==> flow/design.v <==
module alu(alu_out, multiply_top_in, divide_top_in, multiplicand_or_divider_in, sel);  
    input [64:0] multiply_top_in;  
    input [64:0] divide_top_in;  
    input [64:0] multiplicand_or_divider_in;  
    input sel;  
    output [64:0] alu_out;  
    wire [64:0] sum;  
    wire [64:0] diff;  
    assign sum = multiplicand_or_divider_in + multiply_top_in;
    assign diff = divide_top_in - multiplicand_or_divider_in;
    assign alu_out = sel ? sum : diff;
endmodule
module control(clk, reset, start, m_d, data_in, alu_sel, ready, wr, initial_wr, sh_right, sh_left);  
    input clk, reset, start, m_d;  
    input [1:0] data_in;  
    output ready, wr, initial_wr, sh_right, sh_left, alu_sel;  
    wire ready_check;
    wire wr_check;
    wire initial_wr_check;
    wire sh_right_check;
    wire sh_left_check;
    wire mul_wr;
    wire div_wr;
    reg [1:0] state;
    reg [9:0] counter;
    always @(posedge clk) begin
        if (reset) begin  
            state <= 2'd0;
            counter <= 10'd0;
        end
        else begin  
            case (state)  
                2'b00: begin  
                    if (start == 1) state <= 2'b01;  
                end
                2'b01: begin  
                    counter <= 0;  
                    state <= 2'b10;  
                end
                2'b10: begin  
                    if (counter == 63) state <= 2'b00;  
                    counter <= counter + 1;  
                end
            endcase
        end
    end
    assign alu_sel = m_d;  
    assign mul_wr = data_in[0] && m_d;  
    assign div_wr = !(data_in[1] || m_d);  
    assign wr_check = (state == 2'b10) && (mul_wr || div_wr);  
    assign wr = wr_check ? 1 : 0;  
    assign initial_wr_check = (state == 2'b01);  
    assign initial_wr = initial_wr_check ? 1 : 0;  
    assign sh_right_check = (state == 2'b10) && m_d;  
    assign sh_right = sh_right_check ? 1 : 0;  
    assign sh_left_check = (state == 2'b10) && (!m_d);  
    assign sh_left = sh_left_check ? 1 : 0;  
    assign ready_check = (state == 2'b00);  
    assign ready = ready_check ? 1 : 0;  
endmodule
module multiplicand_n_divider_register(clk, reset, data_in, data_out);
    input [63:0] data_in;  
    input clk, reset;  
    output [63:0] data_out;  
    reg [63:0] mul_div_reg;  
    always @(posedge clk) begin
        if (reset)  
            mul_div_reg <= 64'd0;  
        else 
            mul_div_reg <= data_in;  
    end
    assign data_out = mul_div_reg;
endmodule
module result_register(clk, reset, data_in, wr, initial_data_in, initial_wr, sh_right, sh_left, result);
    input [64:0] data_in;  
    input [63:0] initial_data_in;  
    input clk, reset, wr, initial_wr, sh_right, sh_left;  
    output [128:0] result;  
    reg [128:0] result_reg;  
    always @(posedge clk) begin
        if (reset)  
            result_reg <= 129'd0;  
        else begin
            if (initial_wr == 1)  
                result_reg <= {65'd0, initial_data_in};  
            else begin
                if (wr && sh_right)  
                    result_reg <= {1'd0, data_in, result_reg[63:1]}; 
                else if (wr && sh_left)  
                    result_reg <= {data_in, result_reg[62:0], 1'b1};
                else if (sh_right)  
                    result_reg <= {1'd0, result_reg[128:1]};
                else if (sh_left)  
                    result_reg <= {result_reg[127:0], 1'b0};
            end
        end
    end
    assign result = result_reg;
endmodule
module multiply_n_divide_top(clk, reset, a_in, b_in, m_d, start, result, ready);
    input [63:0] a_in, b_in;  
    input clk, reset, start, m_d;  
    output ready;  
    output [128:0] result;  
    wire [63:0] mul_div_reg_out;  
    wire [64:0] alu_out;  
    wire [128:0] res_reg_out;  
    wire control_wr;  
    wire control_initial_wr;  
    wire control_sh_right;  
    wire control_alu_sel;  
    wire control_sh_left;  
    multiplicand_n_divider_register mndr1(
        .clk(clk),
        .reset(reset),
        .data_in(b_in),
        .data_out(mul_div_reg_out)
    );
    alu alu1(
        .multiply_top_in(res_reg_out[128:64]),
        .divide_top_in(res_reg_out[127:63]),
        .multiplicand_or_divider_in({1'b0,mul_div_reg_out}),
        .sel(control_alu_sel),
        .alu_out(alu_out)
    );
    result_register resr1(
        .clk(clk),
        .reset(reset),
        .data_in(alu_out),
        .wr(control_wr),
        .initial_data_in(a_in),
        .initial_wr(control_initial_wr),
        .sh_right(control_sh_right),
        .sh_left(control_sh_left),
        .result(res_reg_out)
    );
    control cu1(
        .clk(clk),
        .reset(reset),
        .start(start),
        .m_d(m_d),
        .data_in({alu_out[64], res_reg_out[0]}),
        .alu_sel(control_alu_sel),
        .ready(ready),
        .wr(control_wr),
        .initial_wr(control_initial_wr),
        .sh_right(control_sh_right),
        .sh_left(control_sh_left)
    );
    assign result = res_reg_out;
endmodule
Lab notebook: multiply_n_divide_top

==> Reports on multiply_n_divide_top <==
Tool output for the design above before and after an edit, in the order of the flow.
"before" refers to lines of the RTL above, "after" to lines of the edited file.
"change": "after" minus "before" as printed here. "change_rel_pct": 100 x difference / "before".
Operators carry their Yosys type and port widths (W data, S select, Z words).
Library cell names are shortened.
{ "inputs": {"top": "multiply_n_divide_top", "clock": "clk", "lib": "sky130hd", "pvt_corner": "tt_025C_1v80"} }

==> Edit of the RTL <==
Unified diff, file above to edited file.
The edit is scripted: it alters the design's behaviour and was not made to optimise anything.
begin of diff
@@ -37,8 +37,4 @@
                     counter <= 0;  
                     state <= 2'b10;  
-                end
-                2'b10: begin  
-                    if (counter == 63) state <= 2'b00;  
-                    counter <= counter + 1;  
                 end
             endcase
end of diff

==> After elaboration <==
Counts by Yosys on the flattened word-level netlist (proc, flatten, opt, wreduce; memories kept). Register bits leave out memories and registers merged into their read ports (data or address). Print and check cells are left out. Cells with the same type and inputs are merged into one.
{ "op_classes": {"columns": ["element", "before", "after", "change", "change_rel_pct"], "rows": [
  ["equal", 5, 3, -2, -40.00],
  ["reduce_and_logical", 19, 18, -1, -5.26],
  ["addsub", 3, 2, -1, -33.33],
  ["muxes", 15, 13, -2, -13.33]
]} }
{ "ops": {"columns": ["operator", "before", "after", "change", "change_rel_pct"], "rows": [
  ["$mux W2", 2, 1, -1, -50.00],
  ["$reduce_bool A3 Y1", 2, 1, -1, -50.00],
  ["$add A10 B1 Y10 const B", 1, 0, -1, -100.00],
  ["$eq A10 B6 Y1 const B", 1, 0, -1, -100.00],
  ["$ne A2 B1 Y1 const B", 1, 0, -1, -100.00],
  ["$pmux W10 S2", 1, 0, -1, -100.00],
  ["$pmux W2 S3", 1, 0, -1, -100.00],
  ["$reduce_and A3 Y1", 1, 0, -1, -100.00],
  ["$pmux W2 S2", 0, 1, 1, null],
  ["$reduce_and A2 Y1", 0, 1, 1, null],
  ["$logic_and A1 B1 Y1", 6, 6, 0, 0.00],
  ["$mux W1", 5, 5, 0, 0.00],
  ["$mux W129", 3, 3, 0, 0.00],
  ["$logic_not A1 Y1", 2, 2, 0, 0.00],
  ["$logic_or A1 B1 Y1", 2, 2, 0, 0.00],
  ["$add A64 B65 Y65", 1, 1, 0, 0.00],
  ["$eq A2 B1 Y1 const B", 1, 1, 0, 0.00],
  ["$eq A2 B2 Y1 const B", 1, 1, 0, 0.00],
  ["$logic_not A2 Y1", 1, 1, 0, 0.00],
  ["$mux W128", 1, 1, 0, 0.00],
  ["$mux W64", 1, 1, 0, 0.00],
  ["$mux W65", 1, 1, 0, 0.00],
  ["$ne A2 B2 Y1 const B", 1, 1, 0, 0.00],
  ["$reduce_bool A2 Y1", 1, 1, 0, 0.00],
  ["$reduce_bool A4 Y1", 1, 1, 0, 0.00],
  ["$reduce_bool A5 Y1", 1, 1, 0, 0.00],
  ["$reduce_or A2 Y1", 1, 1, 0, 0.00],
  ["$reduce_or A3 Y1", 1, 1, 0, 0.00],
  ["$sub A65 B64 Y65", 1, 1, 0, 0.00]
]} }
{ "bits": {"columns": ["element", "before", "after", "change", "change_rel_pct"], "rows": [
  ["reg_bits", 205, 195, -10, -4.88],
  ["out_inout_bits", 130, 130, 0, 0.00],
  ["inputBits", 132, 132, 0, 0.00],
  ["wordCells", 48, 41, -7, -14.58]
]} }

==> Longest topological paths <==
Longest topological path by Yosys (ltp), each cell counted once; first at word level (registers and memories cut), then after technology mapping (sequential cells cut; the memories' decode and read muxes count).
{ "depth": {"columns": ["element", "before", "after", "change", "change_rel_pct"], "rows": [
  ["word_depth", 11, 11, 0, 0.00],
  ["abc_area", "0", "0", null, null],
  ["ltp_mapped", 15, 15, 0, 0.00]
]} }

==> Synthesis result <==
The flow's flattened synthesis, as Yosys stat reports it; memories are mapped. The netlist is that of the ABC_AREA named above (0 if unset); the other value can give another one.
{ "types": {"columns": ["cell_type", "before", "after", "change", "change_rel_pct"], "rows": [
  ["nand2_1", 140, 213, 73, 52.14],
  ["o21ai_0", 159, 117, -42, -26.42],
  ["or3_1", 35, 8, -27, -77.14],
  ["o21ai_1", 11, 37, 26, 236.36],
  ["a21o_1", 83, 58, -25, -30.12],
  ["o211ai_1", 16, 41, 25, 156.25],
  ["o221a_2", 25, 1, -24, -96.00],
  ["nor2_1", 253, 232, -21, -8.30],
  ["a31oi_1", 26, 47, 21, 80.77],
  ["a21oi_1", 306, 293, -13, -4.25],
  ["o21bai_1", 14, 27, 13, 92.86],
  ["a211oi_1", 86, 74, -12, -13.95],
  ["nor3_1", 26, 37, 11, 42.31],
  ["dfxtp_1", 206, 196, -10, -4.85],
  ["inv_1", 92, 102, 10, 10.87],
  ["mux2_2", 11, 1, -10, -90.91],
  ["mux2i_1", 73, 64, -9, -12.33],
  ["nand2b_1", 23, 14, -9, -39.13]
]} }
Not every row of either side is listed.
{ "mapped": {"columns": ["element", "before", "after", "change", "change_rel_pct"], "rows": [
  ["stdcells", 2338, 2328, -10, -0.43],
  ["synth_area_mm2", 0.0174855, 0.0169225, -0.0005630, -3.22],
  ["buffers", 156, 150, -6, -3.85],
  ["ffs", 206, 196, -10, -4.85],
  ["seqArea_mm2", 0.004124, 0.0039238, -0.0002002, -4.85]
]} }
The figures by module come from a second, unflattened synthesis with its own total; it is not the netlist above.
{ "hier_totals": {"columns": ["element", "before", "after", "change", "change_rel_pct"], "rows": [
  ["hier_cells", 2462, 2397, -65, -2.64],
  ["hier_area_mm2", 0.0186591, 0.0180961, -0.0005630, -3.02]
]} }
Each row is one instance without its submodules.
{ "by_module_before": {"columns": ["module", "area_mm2", "cells", "seq_area_mm2", "n_inst"], "rows": [
  ["alu", 0.0088222, 1371, 0, 1],
  ["result_register", 0.0072207, 875, 0.0025825, 1],
  ["multiplicand_n_divider_register", 0.0019181, 135, 0.0012812, 1],
  ["control", 0.0006944, 80, 0.0002602, 1],
  ["multiply_n_divide_top", 0.0000038, 1, 0, 1]
]} }
{ "by_module_after": {"columns": ["module", "area_mm2", "cells", "seq_area_mm2", "n_inst"], "rows": [
  ["alu", 0.0088222, 1371, 0, 1],
  ["result_register", 0.0072207, 875, 0.0025825, 1],
  ["multiplicand_n_divider_register", 0.0019181, 135, 0.0012812, 1],
  ["control", 0.0001314, 15, 0.0000601, 1],
  ["multiply_n_divide_top", 0.0000038, 1, 0, 1]
]} }

==> Timing after synthesis <==
Path of least setup slack by OpenSTA after synthesis, without wires, with an ideal clock, recovery checks aside; 20% of the period is set as input and as output delay. Where synthesis merged equal registers, the netlist keeps one of their names.
{ "synth_path": {"columns": ["element", "before", "after", "change", "change_rel_pct"], "rows": [
  ["path_type", "register -> register", "register -> register", null, null],
  ["start", "register resr1.result_reg[64]", "register resr1.result_reg[64]", null, null],
  ["end", "register resr1.result_reg[83]", "register resr1.result_reg[123]", null, null],
  ["delay_ns", 3.388, 3.293, -0.095, -2.80],
  ["arrival_time_ns", 3.269, 3.171, -0.098, -3.00],
  ["setup_time_ns", 0.119, 0.122, 0.003, null],
  ["slack_ns", 1.112, 1.207, 0.095, null],
  ["path_stages", 14, 14, 0, 0.00],
  ["clock_period_ns", 4.5, 4.5, 0.0, 0.00],
  ["required_ns", 4.381, 4.378, -0.003, -0.07],
  ["path_buffers", 0, 0, 0, null],
  ["period_less_setup_slack_ns", 3.388, 3.293, -0.095, -2.80]
]} }
"delay_ns" = arrival - input delay + setup time.
"path_stages" counts driving pins, that of a launching flip-flop among them; a cell with two outputs on the path counts twice.
"period_less_setup_slack_ns" is the clock period less the worst setup slack; recovery checks do not enter. This is arithmetic on one report: input and output delays are still those of the set period (20% each).
The rows between start and end are the longest chain of elaborated cells between them; the timing report does not say that the signal goes this way. Where chains are equally long, one stands for them.
Each line given opens the expression or statement behind the cell; cells for indexed reads and writes are added by Yosys, which also makes memories of some case tables.
At most two assigning lines are given for a register; there are more.
{ "synth_between_before": {"cell_sequence": "dfxtp_1 ha_1 fa_1 a211o_1 a2111oi_4 nor4_2 a311o_1 a21oi_1 nor2_1 a21o_1 a21oi_2 xor2_1 o21ai_0 o221a_2", "elab_chain_cells": 10, "cells_between": 13, "cone_lines": 8, "classes_between": "add/sub (2); mux (4); reduce/logical (7)"} }
{ "synth_lines_before": {"columns": ["element", "line_no", "text"], "rows": [
  ["start: declaration", 79, "reg [128:0] result_reg;"],
  ["start: assignment", 85, "result_reg <= {65'd0, initial_data_in};"],
  ["start: assignment", 88, "result_reg <= {1'd0, data_in, result_reg[63:1]};"],
  ["$sub A65 B64 Y65", 10, "assign diff = divide_top_in - multiplicand_or_divider_in;"],
  ["$mux W65", 11, "assign alu_out = sel ? sum : diff;"],
  ["$logic_or A1 B1 Y1", 49, "assign div_wr = !(data_in[1] || m_d);"],
  ["$logic_not A1 Y1", 49, null],
  ["$logic_or A1 B1 Y1", 50, "assign wr_check = (state == 2'b10) && (mul_wr || div_wr);"],
  ["$logic_and A1 B1 Y1", 50, null],
  ["$mux W1", 51, "assign wr = wr_check ? 1 : 0;"],
  ["$logic_and A1 B1 Y1", 89, "else if (wr && sh_left)"],
  ["$mux W129", 89, null],
  ["$mux W128", 87, "if (wr && sh_right)"],
  ["end: assignment", 85, null],
  ["end: assignment", 88, null],
  ["end: declaration", 79, null]
]} }
{ "synth_between_after": {"cell_sequence": "dfxtp_1 ha_1 fa_1 a21o_1 a221oi_4 o211ai_2 nand4_2 nand3_1 a31oi_4 o31ai_2 a311o_1 a221oi_2 xnor2_1 a221o_1", "elab_chain_cells": 10, "cells_between": 13, "cone_lines": 8, "classes_between": "add/sub (2); mux (4); reduce/logical (7)"} }
{ "synth_lines_after": {"columns": ["element", "line_no", "text"], "rows": [
  ["start: declaration", 75, "reg [128:0] result_reg;"],
  ["start: assignment", 81, "result_reg <= {65'd0, initial_data_in};"],
  ["start: assignment", 84, "result_reg <= {1'd0, data_in, result_reg[63:1]};"],
  ["$sub A65 B64 Y65", 10, "assign diff = divide_top_in - multiplicand_or_divider_in;"],
  ["$mux W65", 11, "assign alu_out = sel ? sum : diff;"],
  ["$logic_or A1 B1 Y1", 45, "assign div_wr = !(data_in[1] || m_d);"],
  ["$logic_not A1 Y1", 45, null],
  ["$logic_or A1 B1 Y1", 46, "assign wr_check = (state == 2'b10) && (mul_wr || div_wr);"],
  ["$logic_and A1 B1 Y1", 46, null],
  ["$mux W1", 47, "assign wr = wr_check ? 1 : 0;"],
  ["$logic_and A1 B1 Y1", 85, "else if (wr && sh_left)"],
  ["$mux W129", 85, null],
  ["$mux W128", 83, "if (wr && sh_right)"],
  ["end: assignment", 81, null],
  ["end: assignment", 84, null],
  ["end: declaration", 75, null]
]} }

==> Timing after layout <==
From the final timing report of each run of set A: the path of least setup slack in the routed layout; clock arrival at registers is part of the times.
{ "layout_path": {"columns": ["element", "before", "after", "change", "change_rel_pct"], "rows": [
  ["path_type", "register -> register", "register -> register", null, null],
  ["start", "register resr1.result_reg[64]", "register resr1.result_reg[64]", null, null],
  ["end", "register resr1.result_reg[127]", "register resr1.result_reg[127]", null, null],
  ["slack_ns", 0.42, 0.60, 0.18, null],
  ["required_ns", 5.02, 4.88, -0.14, -2.79],
  ["path_stages", 14, 15, 1, 7.14],
  ["path_buffers", 0, 1, 1, null],
  ["setup_time_ns", 0.06, 0.12, 0.06, null],
  ["arrival_time_ns", 4.59, 4.29, -0.30, -6.54],
  ["clock_period_ns", 4.5, 4.5, 0.0, 0.00]
]} }
The rows between start and end are the longest chain of elaborated cells between them; the timing report does not say that the signal goes this way. Where chains are equally long, one stands for them.
At most two assigning lines are given for a register; there are more.
{ "layout_between_before": {"cell_sequence": "dfxtp_1 ha_1 fa_1 a211o_1 a2111oi_4 nor4_2 o2111ai_2 a21oi_1 a2111oi_2 o31ai_1 nand3_1 mux2i_1 a21oi_1 a21oi_1", "elab_chain_cells": 10, "cells_between": 13, "cone_lines": 8, "classes_between": "add/sub (2); mux (4); reduce/logical (7)"} }
{ "layout_lines_before": {"columns": ["element", "line_no", "text"], "rows": [
  ["start: declaration", 79, "reg [128:0] result_reg;"],
  ["start: assignment", 85, "result_reg <= {65'd0, initial_data_in};"],
  ["start: assignment", 88, "result_reg <= {1'd0, data_in, result_reg[63:1]};"],
  ["$sub A65 B64 Y65", 10, "assign diff = divide_top_in - multiplicand_or_divider_in;"],
  ["$mux W65", 11, "assign alu_out = sel ? sum : diff;"],
  ["$logic_or A1 B1 Y1", 49, "assign div_wr = !(data_in[1] || m_d);"],
  ["$logic_not A1 Y1", 49, null],
  ["$logic_or A1 B1 Y1", 50, "assign wr_check = (state == 2'b10) && (mul_wr || div_wr);"],
  ["$logic_and A1 B1 Y1", 50, null],
  ["$mux W1", 51, "assign wr = wr_check ? 1 : 0;"],
  ["$logic_and A1 B1 Y1", 89, "else if (wr && sh_left)"],
  ["$mux W129", 89, null],
  ["$mux W128", 87, "if (wr && sh_right)"],
  ["end: assignment", 85, null],
  ["end: assignment", 88, null],
  ["end: declaration", 79, null]
]} }
{ "layout_between_after": {"cell_sequence": "dfxtp_1 ha_1 fa_1 a21o_1 a221oi_4 o211ai_2 nand4_2 nand3_1 a31oi_4 o31ai_1 buf_4 and3_1 o21a_1 and4b_1 or4_1", "elab_chain_cells": 10, "cells_between": 13, "cone_lines": 8, "classes_between": "add/sub (2); mux (4); reduce/logical (7)"} }
{ "layout_lines_after": {"columns": ["element", "line_no", "text"], "rows": [
  ["start: declaration", 75, "reg [128:0] result_reg;"],
  ["start: assignment", 81, "result_reg <= {65'd0, initial_data_in};"],
  ["start: assignment", 84, "result_reg <= {1'd0, data_in, result_reg[63:1]};"],
  ["$sub A65 B64 Y65", 10, "assign diff = divide_top_in - multiplicand_or_divider_in;"],
  ["$mux W65", 11, "assign alu_out = sel ? sum : diff;"],
  ["$logic_or A1 B1 Y1", 45, "assign div_wr = !(data_in[1] || m_d);"],
  ["$logic_not A1 Y1", 45, null],
  ["$logic_or A1 B1 Y1", 46, "assign wr_check = (state == 2'b10) && (mul_wr || div_wr);"],
  ["$logic_and A1 B1 Y1", 46, null],
  ["$mux W1", 47, "assign wr = wr_check ? 1 : 0;"],
  ["$logic_and A1 B1 Y1", 85, "else if (wr && sh_left)"],
  ["$mux W129", 85, null],
  ["$mux W128", 83, "if (wr && sh_right)"],
  ["end: assignment", 81, null],
  ["end: assignment", 84, null],
  ["end: declaration", 75, null]
]} }

==> Flow runs <==
Both versions went through the flow (Yosys, OpenROAD) with the same settings in each pair. Constraints: input delay and output delay 20% of the set period each, output load 0.01 pF.
{ "settings_set_A": {"CORE_UTILIZATION": 40, "period_ns": 4.5, "CAP_MARGIN": 20, "CORE_MARGIN": 2, "SLEW_MARGIN": 20} }
{ "results_set_A": {"columns": ["element", "before", "after", "change", "change_rel_pct"], "rows": [
  ["die_footprint_mm2", 0.0454031, 0.0439678, -0.0014353, -3.16],
  ["timing.setup.ws_ns", 0.424, 0.598, 0.174, null],
  ["worst_hold_slack_ns", 0.457, 0.471, 0.014, null],
  ["synth_area_mm2", 0.0174855, 0.0169225, -0.0005630, -3.22],
  ["fin_util_pct", 49.8, 49.3, -0.5, null]
]} }
{ "settings_set_B": {"CELL_PAD_IN_SITES_GLOBAL_PLACEMENT": 1, "CORE_MARGIN": 5, "CORE_UTILIZATION": 18, "CTS_CLUSTER_SIZE": 83, "GPL_ROUTABILITY_DRIVEN": 1, "HOLD_SLACK_MARGIN": 0.01, "PLACE_DENSITY": 0.58, "period_ns": 5.88, "CAP_MARGIN": 20, "SLEW_MARGIN": 20} }
{ "results_set_B": {"columns": ["element", "before", "after", "change", "change_rel_pct"], "rows": [
  ["die_footprint_mm2", 0.103475, 0.100245, -0.003230, -3.12],
  ["timing.setup.ws_ns", 1.500, 1.608, 0.108, null],
  ["worst_hold_slack_ns", 0.450, 0.493, 0.043, null],
  ["synth_area_mm2", 0.0174855, 0.0169225, -0.0005630, -3.22],
  ["fin_util_pct", 23.2, 22.8, -0.4, null]
]} }
